==> flow/design.v <==
module conv1_buf #(
    parameter WIDTH     = 28,
    parameter HEIGHT    = 28,
    parameter DATA_BITS = 8
)(
    input                        clk,
    input                        rst_n,
    input                        valid_in,
    input  signed [DATA_BITS-1:0] data_in,
    output wire signed [DATA_BITS-1:0] data_out_0,  data_out_1,  data_out_2,  data_out_3,  data_out_4,
    output wire signed [DATA_BITS-1:0] data_out_5,  data_out_6,  data_out_7,  data_out_8,  data_out_9,
    output wire signed [DATA_BITS-1:0] data_out_10, data_out_11, data_out_12, data_out_13, data_out_14,
    output wire signed [DATA_BITS-1:0] data_out_15, data_out_16, data_out_17, data_out_18, data_out_19,
    output wire signed [DATA_BITS-1:0] data_out_20, data_out_21, data_out_22, data_out_23, data_out_24,
    output reg                   valid_out_buf
);
    reg [DATA_BITS-1:0] line1_regs [0:WIDTH-1];
    reg [DATA_BITS-1:0] line2_regs [0:WIDTH-1];
    reg [DATA_BITS-1:0] line3_regs [0:WIDTH-1];
    reg [DATA_BITS-1:0] line4_regs [0:WIDTH-1];
    reg [DATA_BITS-1:0] s0[0:4], s1[0:4], s2[0:4], s3[0:4], s4[0:4];
    reg [$clog2(WIDTH)-1:0]  col_cnt;
    reg [$clog2(HEIGHT)-1:0] row_cnt;
    integer i;
    always @(posedge clk) begin
        if (!rst_n) begin
            col_cnt <= 0;
            row_cnt <= 0;
            valid_out_buf <= 0; 
            for (i = 0; i < 5; i = i + 1) begin
                s0[i] <= 0; s1[i] <= 0; s2[i] <= 0; s3[i] <= 0; s4[i] <= 0;
            end
        end else if (valid_in) begin
            line4_regs[col_cnt] <= line3_regs[col_cnt];
            line3_regs[col_cnt] <= line2_regs[col_cnt];
            line2_regs[col_cnt] <= line1_regs[col_cnt];
            line1_regs[col_cnt] <= data_in;
            s4[0] <= line4_regs[col_cnt]; s4[1] <= s4[0]; s4[2] <= s4[1]; s4[3] <= s4[2]; s4[4] <= s4[3];
            s3[0] <= line3_regs[col_cnt]; s3[1] <= s3[0]; s3[2] <= s3[1]; s3[3] <= s3[2]; s3[4] <= s3[3];
            s2[0] <= line2_regs[col_cnt]; s2[1] <= s2[0]; s2[2] <= s2[1]; s2[3] <= s2[2]; s2[4] <= s2[3];
            s1[0] <= line1_regs[col_cnt]; s1[1] <= s1[0]; s1[2] <= s1[1]; s1[3] <= s1[2]; s1[4] <= s1[3];
            s0[0] <= data_in;             s0[1] <= s0[0]; s0[2] <= s0[1]; s0[3] <= s0[2]; s0[4] <= s0[3];
            if (col_cnt == WIDTH - 1) begin
                col_cnt <= 0;
                if (row_cnt == HEIGHT - 1) row_cnt <= 0;
                else row_cnt <= row_cnt + 1;
            end else begin
                col_cnt <= col_cnt + 1;
            end
            valid_out_buf <= (row_cnt >= 4) && (col_cnt >= 4 && col_cnt <= 27);
        end else begin
            valid_out_buf <= 1'b0;
        end
    end
    assign {data_out_0,  data_out_1,  data_out_2,  data_out_3,  data_out_4}  = {s4[4],s4[3],s4[2],s4[1],s4[0]};
    assign {data_out_5,  data_out_6,  data_out_7,  data_out_8,  data_out_9}  = {s3[4],s3[3],s3[2],s3[1],s3[0]};
    assign {data_out_10, data_out_11, data_out_12, data_out_13, data_out_14} = {s2[4],s2[3],s2[2],s2[1],s2[0]};
    assign {data_out_15, data_out_16, data_out_17, data_out_18, data_out_19} = {s1[4],s1[3],s1[2],s1[1],s1[0]};
    assign {data_out_20, data_out_21, data_out_22, data_out_23, data_out_24} = {s0[4],s0[3],s0[2],s0[1],s0[0]};
endmodule
module conv1_calc (
    input                       clk,
    input                       rst_n,
    input                       valid_out_buf,
    input    signed   [7:0]           data_out_0, data_out_1, data_out_2, data_out_3, data_out_4,
                                data_out_5, data_out_6, data_out_7, data_out_8, data_out_9,
                                data_out_10, data_out_11, data_out_12, data_out_13, data_out_14,
                                data_out_15, data_out_16, data_out_17, data_out_18, data_out_19,
                                data_out_20, data_out_21, data_out_22, data_out_23, data_out_24,
    output reg  signed [11:0]          conv_out_1, conv_out_2, conv_out_3,
    output reg                  valid_out_calc
);
    localparam P_STAGES = 7;  
       wire signed [7:0] b1 = 8'sh88;
       wire signed [7:0] b2 = 8'sh00;
       wire signed [7:0] b3 = 8'sh00;
    function signed [7:0] get_w1(input [4:0] addr);
        case(addr)
            5'd00: get_w1 = 8'sh00; 5'd01: get_w1 = 8'shcd; 5'd02: get_w1 = 8'shf9; 5'd03: get_w1 = 8'shef; 5'd04: get_w1 = 8'sh07; 
            5'd05: get_w1 = 8'sh43; 5'd06: get_w1 = 8'shef; 5'd07: get_w1 = 8'shdd; 5'd08: get_w1 = 8'shee; 5'd09: get_w1 = 8'sh13; 
            5'd10: get_w1 = 8'sh31; 5'd11: get_w1 = 8'sh38; 5'd12: get_w1 = 8'sh34; 5'd13: get_w1 = 8'sh19; 5'd14: get_w1 = 8'shfe; 
            5'd15: get_w1 = 8'sh11; 5'd16: get_w1 = 8'sh0c; 5'd17: get_w1 = 8'shfe; 5'd18: get_w1 = 8'shc8; 5'd19: get_w1 = 8'shb3; 
            5'd20: get_w1 = 8'shf0; 5'd21: get_w1 = 8'she1; 5'd22: get_w1 = 8'sh10; 5'd23: get_w1 = 8'sh3c; 5'd24: get_w1 = 8'sh7f; 
            default: get_w1 = 8'sh00;
        endcase
    endfunction
    function signed [7:0] get_w2(input [4:0] addr);
        case(addr)
            5'd00: get_w2 = 8'sh1e; 5'd01: get_w2 = 8'sh26; 5'd02: get_w2 = 8'sh24; 5'd03: get_w2 = 8'sh2e; 5'd04: get_w2 = 8'she6; 
            5'd05: get_w2 = 8'sh1b; 5'd06: get_w2 = 8'she2; 5'd07: get_w2 = 8'sh01; 5'd08: get_w2 = 8'sh21; 5'd09: get_w2 = 8'sh01; 
            5'd10: get_w2 = 8'sh2b; 5'd11: get_w2 = 8'shff; 5'd12: get_w2 = 8'sh15; 5'd13: get_w2 = 8'sh04; 5'd14: get_w2 = 8'sh0d; 
            5'd15: get_w2 = 8'sh0f; 5'd16: get_w2 = 8'she5; 5'd17: get_w2 = 8'she9; 5'd18: get_w2 = 8'shde; 5'd19: get_w2 = 8'sh2d; 
            5'd20: get_w2 = 8'shef; 5'd21: get_w2 = 8'shf2; 5'd22: get_w2 = 8'sh00; 5'd23: get_w2 = 8'sh13; 5'd24: get_w2 = 8'sh19; 
            default: get_w2 = 8'sh00;
        endcase
    endfunction
    function signed [7:0] get_w3(input [4:0] addr);
        case(addr)
            5'd00: get_w3 = 8'sh1f; 5'd01: get_w3 = 8'sh2f; 5'd02: get_w3 = 8'sh1e; 5'd03: get_w3 = 8'sh19; 5'd04: get_w3 = 8'sh17; 
            5'd05: get_w3 = 8'sh08; 5'd06: get_w3 = 8'sh03; 5'd07: get_w3 = 8'shfa; 5'd08: get_w3 = 8'sh0e; 5'd09: get_w3 = 8'sh28; 
            5'd10: get_w3 = 8'shbb; 5'd11: get_w3 = 8'sh35; 5'd12: get_w3 = 8'sh3f; 5'd13: get_w3 = 8'sh36; 5'd14: get_w3 = 8'sh05; 
            5'd15: get_w3 = 8'shc6; 5'd16: get_w3 = 8'shd5; 5'd17: get_w3 = 8'sh04; 5'd18: get_w3 = 8'shfb; 5'd19: get_w3 = 8'shea; 
            5'd20: get_w3 = 8'sh85; 5'd21: get_w3 = 8'sh80; 5'd22: get_w3 = 8'sh80; 5'd23: get_w3 = 8'sh80; 5'd24: get_w3 = 8'sh80; 
            default: get_w3 = 8'sh00;
        endcase
    endfunction
    reg [7:0] p_s0 [0:24]; 
    reg signed [15:0] product1_s1[0:24], product2_s1[0:24], product3_s1[0:24];
    reg signed [17:0] sum1_s2[0:12], sum2_s2[0:12], sum3_s2[0:12];
    reg signed [17:0] sum1_s3[0:6],  sum2_s3[0:6],  sum3_s3[0:6];
    reg signed [17:0] sum1_s4[0:3],  sum2_s4[0:3],  sum3_s4[0:3];
    reg signed [17:0] sum1_s5[0:1],  sum2_s5[0:1],  sum3_s5[0:1];
    reg signed [18:0] sum1_s6, sum2_s6, sum3_s6;
    reg [P_STAGES-1:0] valid_pipe;
    integer i;  
    always @(posedge clk) begin
        if (!rst_n) begin
            valid_pipe <= 0;
            valid_out_calc <= 0;
            conv_out_1 <= 0;
            conv_out_2 <= 0;
            conv_out_3 <= 0;
            for (i=0; i<25; i=i+1) begin p_s0[i] <= 0; product1_s1[i] <= 0; product2_s1[i] <= 0; product3_s1[i] <= 0; end
            for (i=0; i<13; i=i+1) begin sum1_s2[i] <= 0; sum2_s2[i] <= 0; sum3_s2[i] <= 0; end
            for (i=0; i<7; i=i+1)  begin sum1_s3[i] <= 0; sum2_s3[i] <= 0; sum3_s3[i] <= 0; end
            for (i=0; i<4; i=i+1)  begin sum1_s4[i] <= 0; sum2_s4[i] <= 0; sum3_s4[i] <= 0; end
            for (i=0; i<2; i=i+1)  begin sum1_s5[i] <= 0; sum2_s5[i] <= 0; sum3_s5[i] <= 0; end
            sum1_s6 <= 0; sum2_s6 <= 0; sum3_s6 <= 0;
        end else begin
            valid_pipe <= {valid_pipe[P_STAGES-2:0], valid_out_buf};
            valid_out_calc <= valid_pipe[P_STAGES-1];
            if (valid_out_buf) begin
                p_s0[0] <= data_out_0; p_s0[1] <= data_out_1; p_s0[2] <= data_out_2; p_s0[3] <= data_out_3; p_s0[4] <= data_out_4;
                p_s0[5] <= data_out_5; p_s0[6] <= data_out_6; p_s0[7] <= data_out_7; p_s0[8] <= data_out_8; p_s0[9] <= data_out_9;
                p_s0[10] <= data_out_10; p_s0[11] <= data_out_11; p_s0[12] <= data_out_12; p_s0[13] <= data_out_13; p_s0[14] <= data_out_14;
                p_s0[15] <= data_out_15; p_s0[16] <= data_out_16; p_s0[17] <= data_out_17; p_s0[18] <= data_out_18; p_s0[19] <= data_out_19;
                p_s0[20] <= data_out_20; p_s0[21] <= data_out_21; p_s0[22] <= data_out_22; p_s0[23] <= data_out_23; p_s0[24] <= data_out_24;
            end
            for (i = 0; i < 25; i = i + 1) begin
                product1_s1[i] <= $signed(p_s0[i]) * get_w1(i);
                product2_s1[i] <= $signed(p_s0[i]) * get_w2(i);
                product3_s1[i] <= $signed(p_s0[i]) * get_w3(i);
            end
            for (i = 0; i < 12; i = i + 1) begin
                sum1_s2[i] <= product1_s1[2*i] + product1_s1[2*i+1];
                sum2_s2[i] <= product2_s1[2*i] + product2_s1[2*i+1];
                sum3_s2[i] <= product3_s1[2*i] + product3_s1[2*i+1];
            end
            sum1_s2[12] <= product1_s1[24]; sum2_s2[12] <= product2_s1[24]; sum3_s2[12] <= product3_s1[24];
            for (i = 0; i < 6; i = i + 1) begin
                sum1_s3[i] <= sum1_s2[2*i] + sum1_s2[2*i+1];
                sum2_s3[i] <= sum2_s2[2*i] + sum2_s2[2*i+1];
                sum3_s3[i] <= sum3_s2[2*i] + sum3_s2[2*i+1];
            end
            sum1_s3[6] <= sum1_s2[12]; sum2_s3[6] <= sum2_s2[12]; sum3_s3[6] <= sum3_s2[12];
            sum1_s4[0] <= sum1_s3[0] + sum1_s3[1]; sum1_s4[1] <= sum1_s3[2] + sum1_s3[3]; sum1_s4[2] <= sum1_s3[4] + sum1_s3[5]; sum1_s4[3] <= sum1_s3[6];
            sum2_s4[0] <= sum2_s3[0] + sum2_s3[1]; sum2_s4[1] <= sum2_s3[2] + sum2_s3[3]; sum2_s4[2] <= sum2_s3[4] + sum2_s3[5]; sum2_s4[3] <= sum2_s3[6];
            sum3_s4[0] <= sum3_s3[0] + sum3_s3[1]; sum3_s4[1] <= sum3_s3[2] + sum3_s3[3]; sum3_s4[2] <= sum3_s3[4] + sum3_s3[5]; sum3_s4[3] <= sum3_s3[6];
            sum1_s5[0] <= sum1_s4[0] + sum1_s4[1]; sum1_s5[1] <= sum1_s4[2] + sum1_s4[3];
            sum2_s5[0] <= sum2_s4[0] + sum2_s4[1]; sum2_s5[1] <= sum2_s4[2] + sum2_s4[3];
            sum3_s5[0] <= sum3_s4[0] + sum3_s4[1]; sum3_s5[1] <= sum3_s4[2] + sum3_s4[3];
            sum1_s6 <= sum1_s5[0] + sum1_s5[1];
            sum2_s6 <= sum2_s5[0] + sum2_s5[1];
            sum3_s6 <= sum3_s5[0] + sum3_s5[1];
            if (valid_pipe[P_STAGES-1]) begin
                conv_out_1 <= ($signed(sum1_s6) >>> 7) + b1;
                conv_out_2 <= ($signed(sum2_s6) >>> 7) + b2;
                conv_out_3 <= ($signed(sum3_s6) >>> 7) + b3;
            end 
        end
    end
endmodule
 module conv1_layer (
   input clk,
   input rst_n,
   input valid_in,
   input signed [7:0] data_in,
   output signed [11:0] conv_out_1, conv_out_2, conv_out_3,
   output valid_out_conv
 );
 wire signed [7:0] data_out_0, data_out_1, data_out_2, data_out_3, data_out_4,
  data_out_5, data_out_6, data_out_7, data_out_8, data_out_9,
  data_out_10, data_out_11, data_out_12, data_out_13, data_out_14,
  data_out_15, data_out_16, data_out_17, data_out_18, data_out_19,
  data_out_20, data_out_21, data_out_22, data_out_23, data_out_24;
 wire valid_out_buf;
 conv1_buf #(.WIDTH(28), .HEIGHT(28), .DATA_BITS(8)) conv1_buf(
   .clk(clk),
   .rst_n(rst_n),
   .valid_in(valid_in),
   .data_in(data_in),
   .data_out_0(data_out_0),
   .data_out_1(data_out_1),
   .data_out_2(data_out_2),
   .data_out_3(data_out_3),
   .data_out_4(data_out_4),
   .data_out_5(data_out_5),
   .data_out_6(data_out_6),
   .data_out_7(data_out_7),
   .data_out_8(data_out_8),
   .data_out_9(data_out_9),
   .data_out_10(data_out_10),
   .data_out_11(data_out_11),
   .data_out_12(data_out_12),
   .data_out_13(data_out_13),
   .data_out_14(data_out_14),
   .data_out_15(data_out_15),
   .data_out_16(data_out_16),
   .data_out_17(data_out_17),
   .data_out_18(data_out_18),
   .data_out_19(data_out_19),
   .data_out_20(data_out_20),
   .data_out_21(data_out_21),
   .data_out_22(data_out_22),
   .data_out_23(data_out_23),
   .data_out_24(data_out_24),
   .valid_out_buf(valid_out_buf)
 );
 conv1_calc conv1_calc(
   .clk(clk),
   .rst_n(rst_n),
   .valid_out_buf(valid_out_buf),
   .data_out_0(data_out_0),
   .data_out_1(data_out_1),
   .data_out_2(data_out_2),
   .data_out_3(data_out_3),
   .data_out_4(data_out_4),
   .data_out_5(data_out_5),
   .data_out_6(data_out_6),
   .data_out_7(data_out_7),
   .data_out_8(data_out_8),
   .data_out_9(data_out_9),
   .data_out_10(data_out_10),
   .data_out_11(data_out_11),
   .data_out_12(data_out_12),
   .data_out_13(data_out_13),
   .data_out_14(data_out_14),
   .data_out_15(data_out_15),
   .data_out_16(data_out_16),
   .data_out_17(data_out_17),
   .data_out_18(data_out_18),
   .data_out_19(data_out_19),
   .data_out_20(data_out_20),
   .data_out_21(data_out_21),
   .data_out_22(data_out_22),
   .data_out_23(data_out_23),
   .data_out_24(data_out_24),
   .conv_out_1(conv_out_1),
   .conv_out_2(conv_out_2),
   .conv_out_3(conv_out_3),
   .valid_out_calc(valid_out_conv)
 );
 endmodule
# Tool chain data of conv1_layer
# Tool output for the design above, in the order of the flow.
# Lines are those of the file above, counted from 1.
# Operators carry their Yosys type and port widths (W data, S select, Z words).
# Library cell names are shortened.
# A cell with -- has no value.
# design
top_module,conv1_layer
clk_port,clk
library,sky130hd
corner,tt_025C_1v80

# Elaborated design
# Source: Yosys, flattened and elaborated. Widths are those after wreduce. Print and check cells do not count.
# Memory sizes are those after Yosys's memory passes, which may raise the word count (mostly to a power of two), join words into wider ones and drop unused or constant bits.
# word_totals
out_inout_bits,37
ff_bits,2906
in_bits,11
mem_count,4
clocked_rd_ports_x_width,32
elab_cells,385
ram_bits,896
# memory_table
memory,size,width,rd,wr,line_no,source
conv1_buf.line1_regs,28,8,1,1,17,reg [DATA_BITS-1:0] line1_regs [0:WIDTH-1];
conv1_buf.line2_regs,28,8,1,1,18,reg [DATA_BITS-1:0] line2_regs [0:WIDTH-1];
conv1_buf.line3_regs,28,8,1,1,19,reg [DATA_BITS-1:0] line3_regs [0:WIDTH-1];
conv1_buf.line4_regs,28,8,1,1,20,reg [DATA_BITS-1:0] line4_regs [0:WIDTH-1];
# op_classes
add_sub_neg,81
cmp,3
mul,59
reduce_and_logical,5
n_mux,20
eq_ne,2
# ops
op,n
$mul A8 B6 Y14 const B,21
$mul A8 B7 Y15 const B,10
$mul A8 B5 Y13 const B,11
$mul A8 B8 Y16 const B,5
$add A18 B18 Y18,28
$add A16 B16 Y17,28
$mul A8 B4 Y12 const B,9
$mul A8 B3 Y11 const B,3
$mux W8,8
$add A18 B18 Y19,3
$mux W5,10
$add A18 B14 Y18,2
$add A18 B16 Y18,2
$neg A8 Y9,4
$add A16 B10 Y17,2
$add A16 B8 Y17,2
$neg A8 Y15,2
$add A15 B18 Y18,1
$add A12 B16 Y17,1
$add A16 B11 Y17,1
$neg A8 Y16,1
$add A12 B8 Y12 const B,1
$neg A8 Y12,1
$add A5 B1 Y5 const B,2
$ge A5 B3 Y1 const B,2
$eq A5 B5 Y1 const B,2
$le A5 B5 Y1 const B,1
$reduce_and A2 Y1,2
# Other operator kinds: 3; their cells: 5.

# Logic depth
# Yosys ltp: most cells in a row. Word level: on the elaborated netlist, between registers, memories and ports. Mapped: between sequential cells and ports; inverters and the memories' decode and read muxes count.
# logic_depth
depth_word,4
ABC_AREA,0
mapped_depth,19
mapped_depth_nobuf,19

# Netlist
# Source: synth_stat.txt of the flow (Yosys; design flattened, memories mapped). It holds for the ABC_AREA given above (unset counts as 0); a run with the other value may have another netlist.
# by_type
type,n,type_area_um2
dfxtp_1,2640,5.29E+04
ha_1,2361,2.95E+04
edfxtp_1,896,2.69E+04
fa_1,593,1.19E+04
nor2_1,2263,8.49E+03
xnor2_1,690,6.04E+03
inv_1,1578,5.92E+03
mux4_2,248,5.59E+03
mux2i_1,463,4.63E+03
xor2_1,509,4.46E+03
a21o_1,524,3.93E+03
a21oi_1,764,3.82E+03
and2_1,509,3.18E+03
o21ai_0,582,2.91E+03
nor2b_1,375,2346
nand2_1,544,2.04E+03
nor3_1,400,2001.92
o21a_1,228,1.71E+03
# Other cell types: 71; their cells: 2050.
# mapped
buffers,475
ffs,3536
stdcells,18217
sequential_area_um2,79756.5
mapped_area_um2,191866.5
# The figures by module come from a second, unflattened synthesis with its own total; it is not the netlist above.
# unflattened
cells_unflattened,18923
area_unflattened_um2,195766.5
# Rows give one instance, submodules left out.
# by_module
module,cells,mod_area_um2,instances,mod_seq_area_um2
conv1_calc,16384,152885.4,1,48526.5
conv1_buf,2539,42881.1,1,31230.0
conv1_layer,0,0.0,1,0.0

# Timing after synthesis
# OpenSTA on the mapped netlist: ideal clock, no wires. The path of least setup slack (recovery checks aside). Input and output delay are each 20% of the period. Register names are those of the netlist, which keeps one name where synthesis merged equal registers.
# synth_timing
path_kind,register to register
start,register conv1_calc.p_s0[24][7]
end,register (name not given)
required_time_ns,4.872
period_ns,5.0
n_path_buf,2
path_slack_ns,-0.084
arrival_time_ns,4.956
path_stages,20
path_delay_ns,5.084
setup_time_ns,0.128
t_first_pin_ns,0.000
period_less_setup_slack_ns,5.084
# "path_delay_ns" = arrival - input delay + setup time.
# "path_stages": output pins that drive a net of the path, with the launching flip-flop's if there is one; two outputs of one cell count as two.
# "period_less_setup_slack_ns" is the clock period less the worst setup slack; recovery checks do not enter. This is arithmetic on one report: input and output delays are still those of the set period (20% each).
# The rows between start and end are the longest chain of elaborated cells between them; the timing report does not say that the signal goes this way. Where chains are equally long, one stands for them.
# A line is the first line of the expression or statement that the cell stems from. Yosys adds cells for indexed reads and writes and turns some case tables into memories.
# synth_between
cell_sequence,dfxtp_1 > clkbuf_1 > buf_1 > inv_1 > ha_1 > xnor2_1 > fa_1 > inv_1 > fa_1 > inv_1 > fa_1 > inv_1 > ha_1 > a21o_1 > a21o_1 > a21o_1 > a21o_1 > a31oi_1 > xnor2_1 > nor2_1
elab_chain_cells,1
cone_cells,1
cone_lines,1
classes_between,mul (1)
# synth_lines
item,line_no,source
"start, declared",107,reg [7:0] p_s0 [0:24];
"start, assigned",123,
"start, assigned",137,p_s0[20] <= data_out_20; p_s0[21] <= data_out_21; p_s0[22] <= data_out_22; p_s0[23] <= data_out_23; p_s0[24] < ...
$mul A8 B8 Y16,140,
"end, assigned",123,
"end, assigned",140,
"end, declared",108,

# Timing after layout
# From the final timing report of record 2: the path of least setup slack in the routed layout; clock arrival at registers is part of the times.
# layout_timing
path_kind,register to register
start,register conv1_calc.p_s0[6][3]
end,register (name not given)
period_ns,3.63
arrival_time_ns,5.22
setup_time_ns,0.10
n_path_buf,0
required_time_ns,4.60
path_slack_ns,-0.62
t_first_pin_ns,1.08
path_stages,18
# The rows between start and end are the longest chain of elaborated cells between them; the timing report does not say that the signal goes this way. Where chains are equally long, one stands for them.
# layout_between
cell_sequence,dfxtp_2 > inv_2 > fa_1 > inv_2 > ha_4 > fa_1 > inv_2 > fa_1 > inv_2 > ha_4 > a21o_1 > a21oi_2 > o21ai_2 > a2111oi_4 > nor3_2 > a31oi_1 > xnor2_1 > nor2_1
elab_chain_cells,1
cone_cells,1
cone_lines,1
classes_between,mul (1)
# layout_lines
item,line_no,source
"start, declared",107,reg [7:0] p_s0 [0:24];
"start, assigned",123,
"start, assigned",134,p_s0[5] <= data_out_5; p_s0[6] <= data_out_6; p_s0[7] <= data_out_7; p_s0[8] <= data_out_8; p_s0[9] <= data_ou ...
$mul A8 B6 Y14,140,
"end, assigned",123,
"end, assigned",140,
"end, declared",108,

# 2 stored runs of conv1_layer in the flow (synthesis by Yosys, layout by OpenROAD, sky130hd cells), in arbitrary order. Constraints: input delay and output delay 20% of the set period each, output load 0.01 pF.
# "achieved_clock_period_ns": clock period set for the run, less the worst setup slack. It is reckoned from that one timing run; input and output delays stay at 20% of the period that was set.
# By "critical_path_time_ns" is meant the share of the clock period that the worst setup path is allowed (20% is reserved at inputs, 20% at outputs), minus its slack. Clock arrival times at its registers enter into it.
# "fin_power_mw" rests on the timing tool's default activity at the inputs, not on a simulated workload.
# A setting shown as -- is not set for that run.
# Among the results, -- means that no value is shown for the run.
name,record 1,record 2
CELL_PAD_IN_SITES_DETAIL_PLACEMENT,2,2
CELL_PAD_IN_SITES_GLOBAL_PLACEMENT,0,1
CORE_UTILIZATION,57,40
MAX_ROUTING_LAYER,met5,met4
MIN_ROUTING_LAYER,met2,met2
PLACE_DENSITY_LB_ADDON,0.21,0.03
SETUP_SLACK_MARGIN,1.39,--
period_ns,7.14,3.63
CAP_MARGIN,20,40
CORE_MARGIN,2,2
SLEW_MARGIN,20,40
ABC_AREA,--,0
GPL_ROUTABILITY_DRIVEN,--,0
GPL_TIMING_DRIVEN,--,1
final_util_frac,--,0.476
achieved_clock_period_ns,--,4.251
final_cell_area_um2,--,227462.0
critical_path_time_ns,--,4.25
worst_path_kind,--,register to register
fin_power_mw,--,87.543
fin_tns_ns,--,-11.602
die_footprint_um2,--,485224.0
ws_setup_ns,--,-0.621
holdWs_ns,--,0.085
synth_chip_area_um2,--,191866.5
# Record 1: not finished: placement ended with error DPL-0033
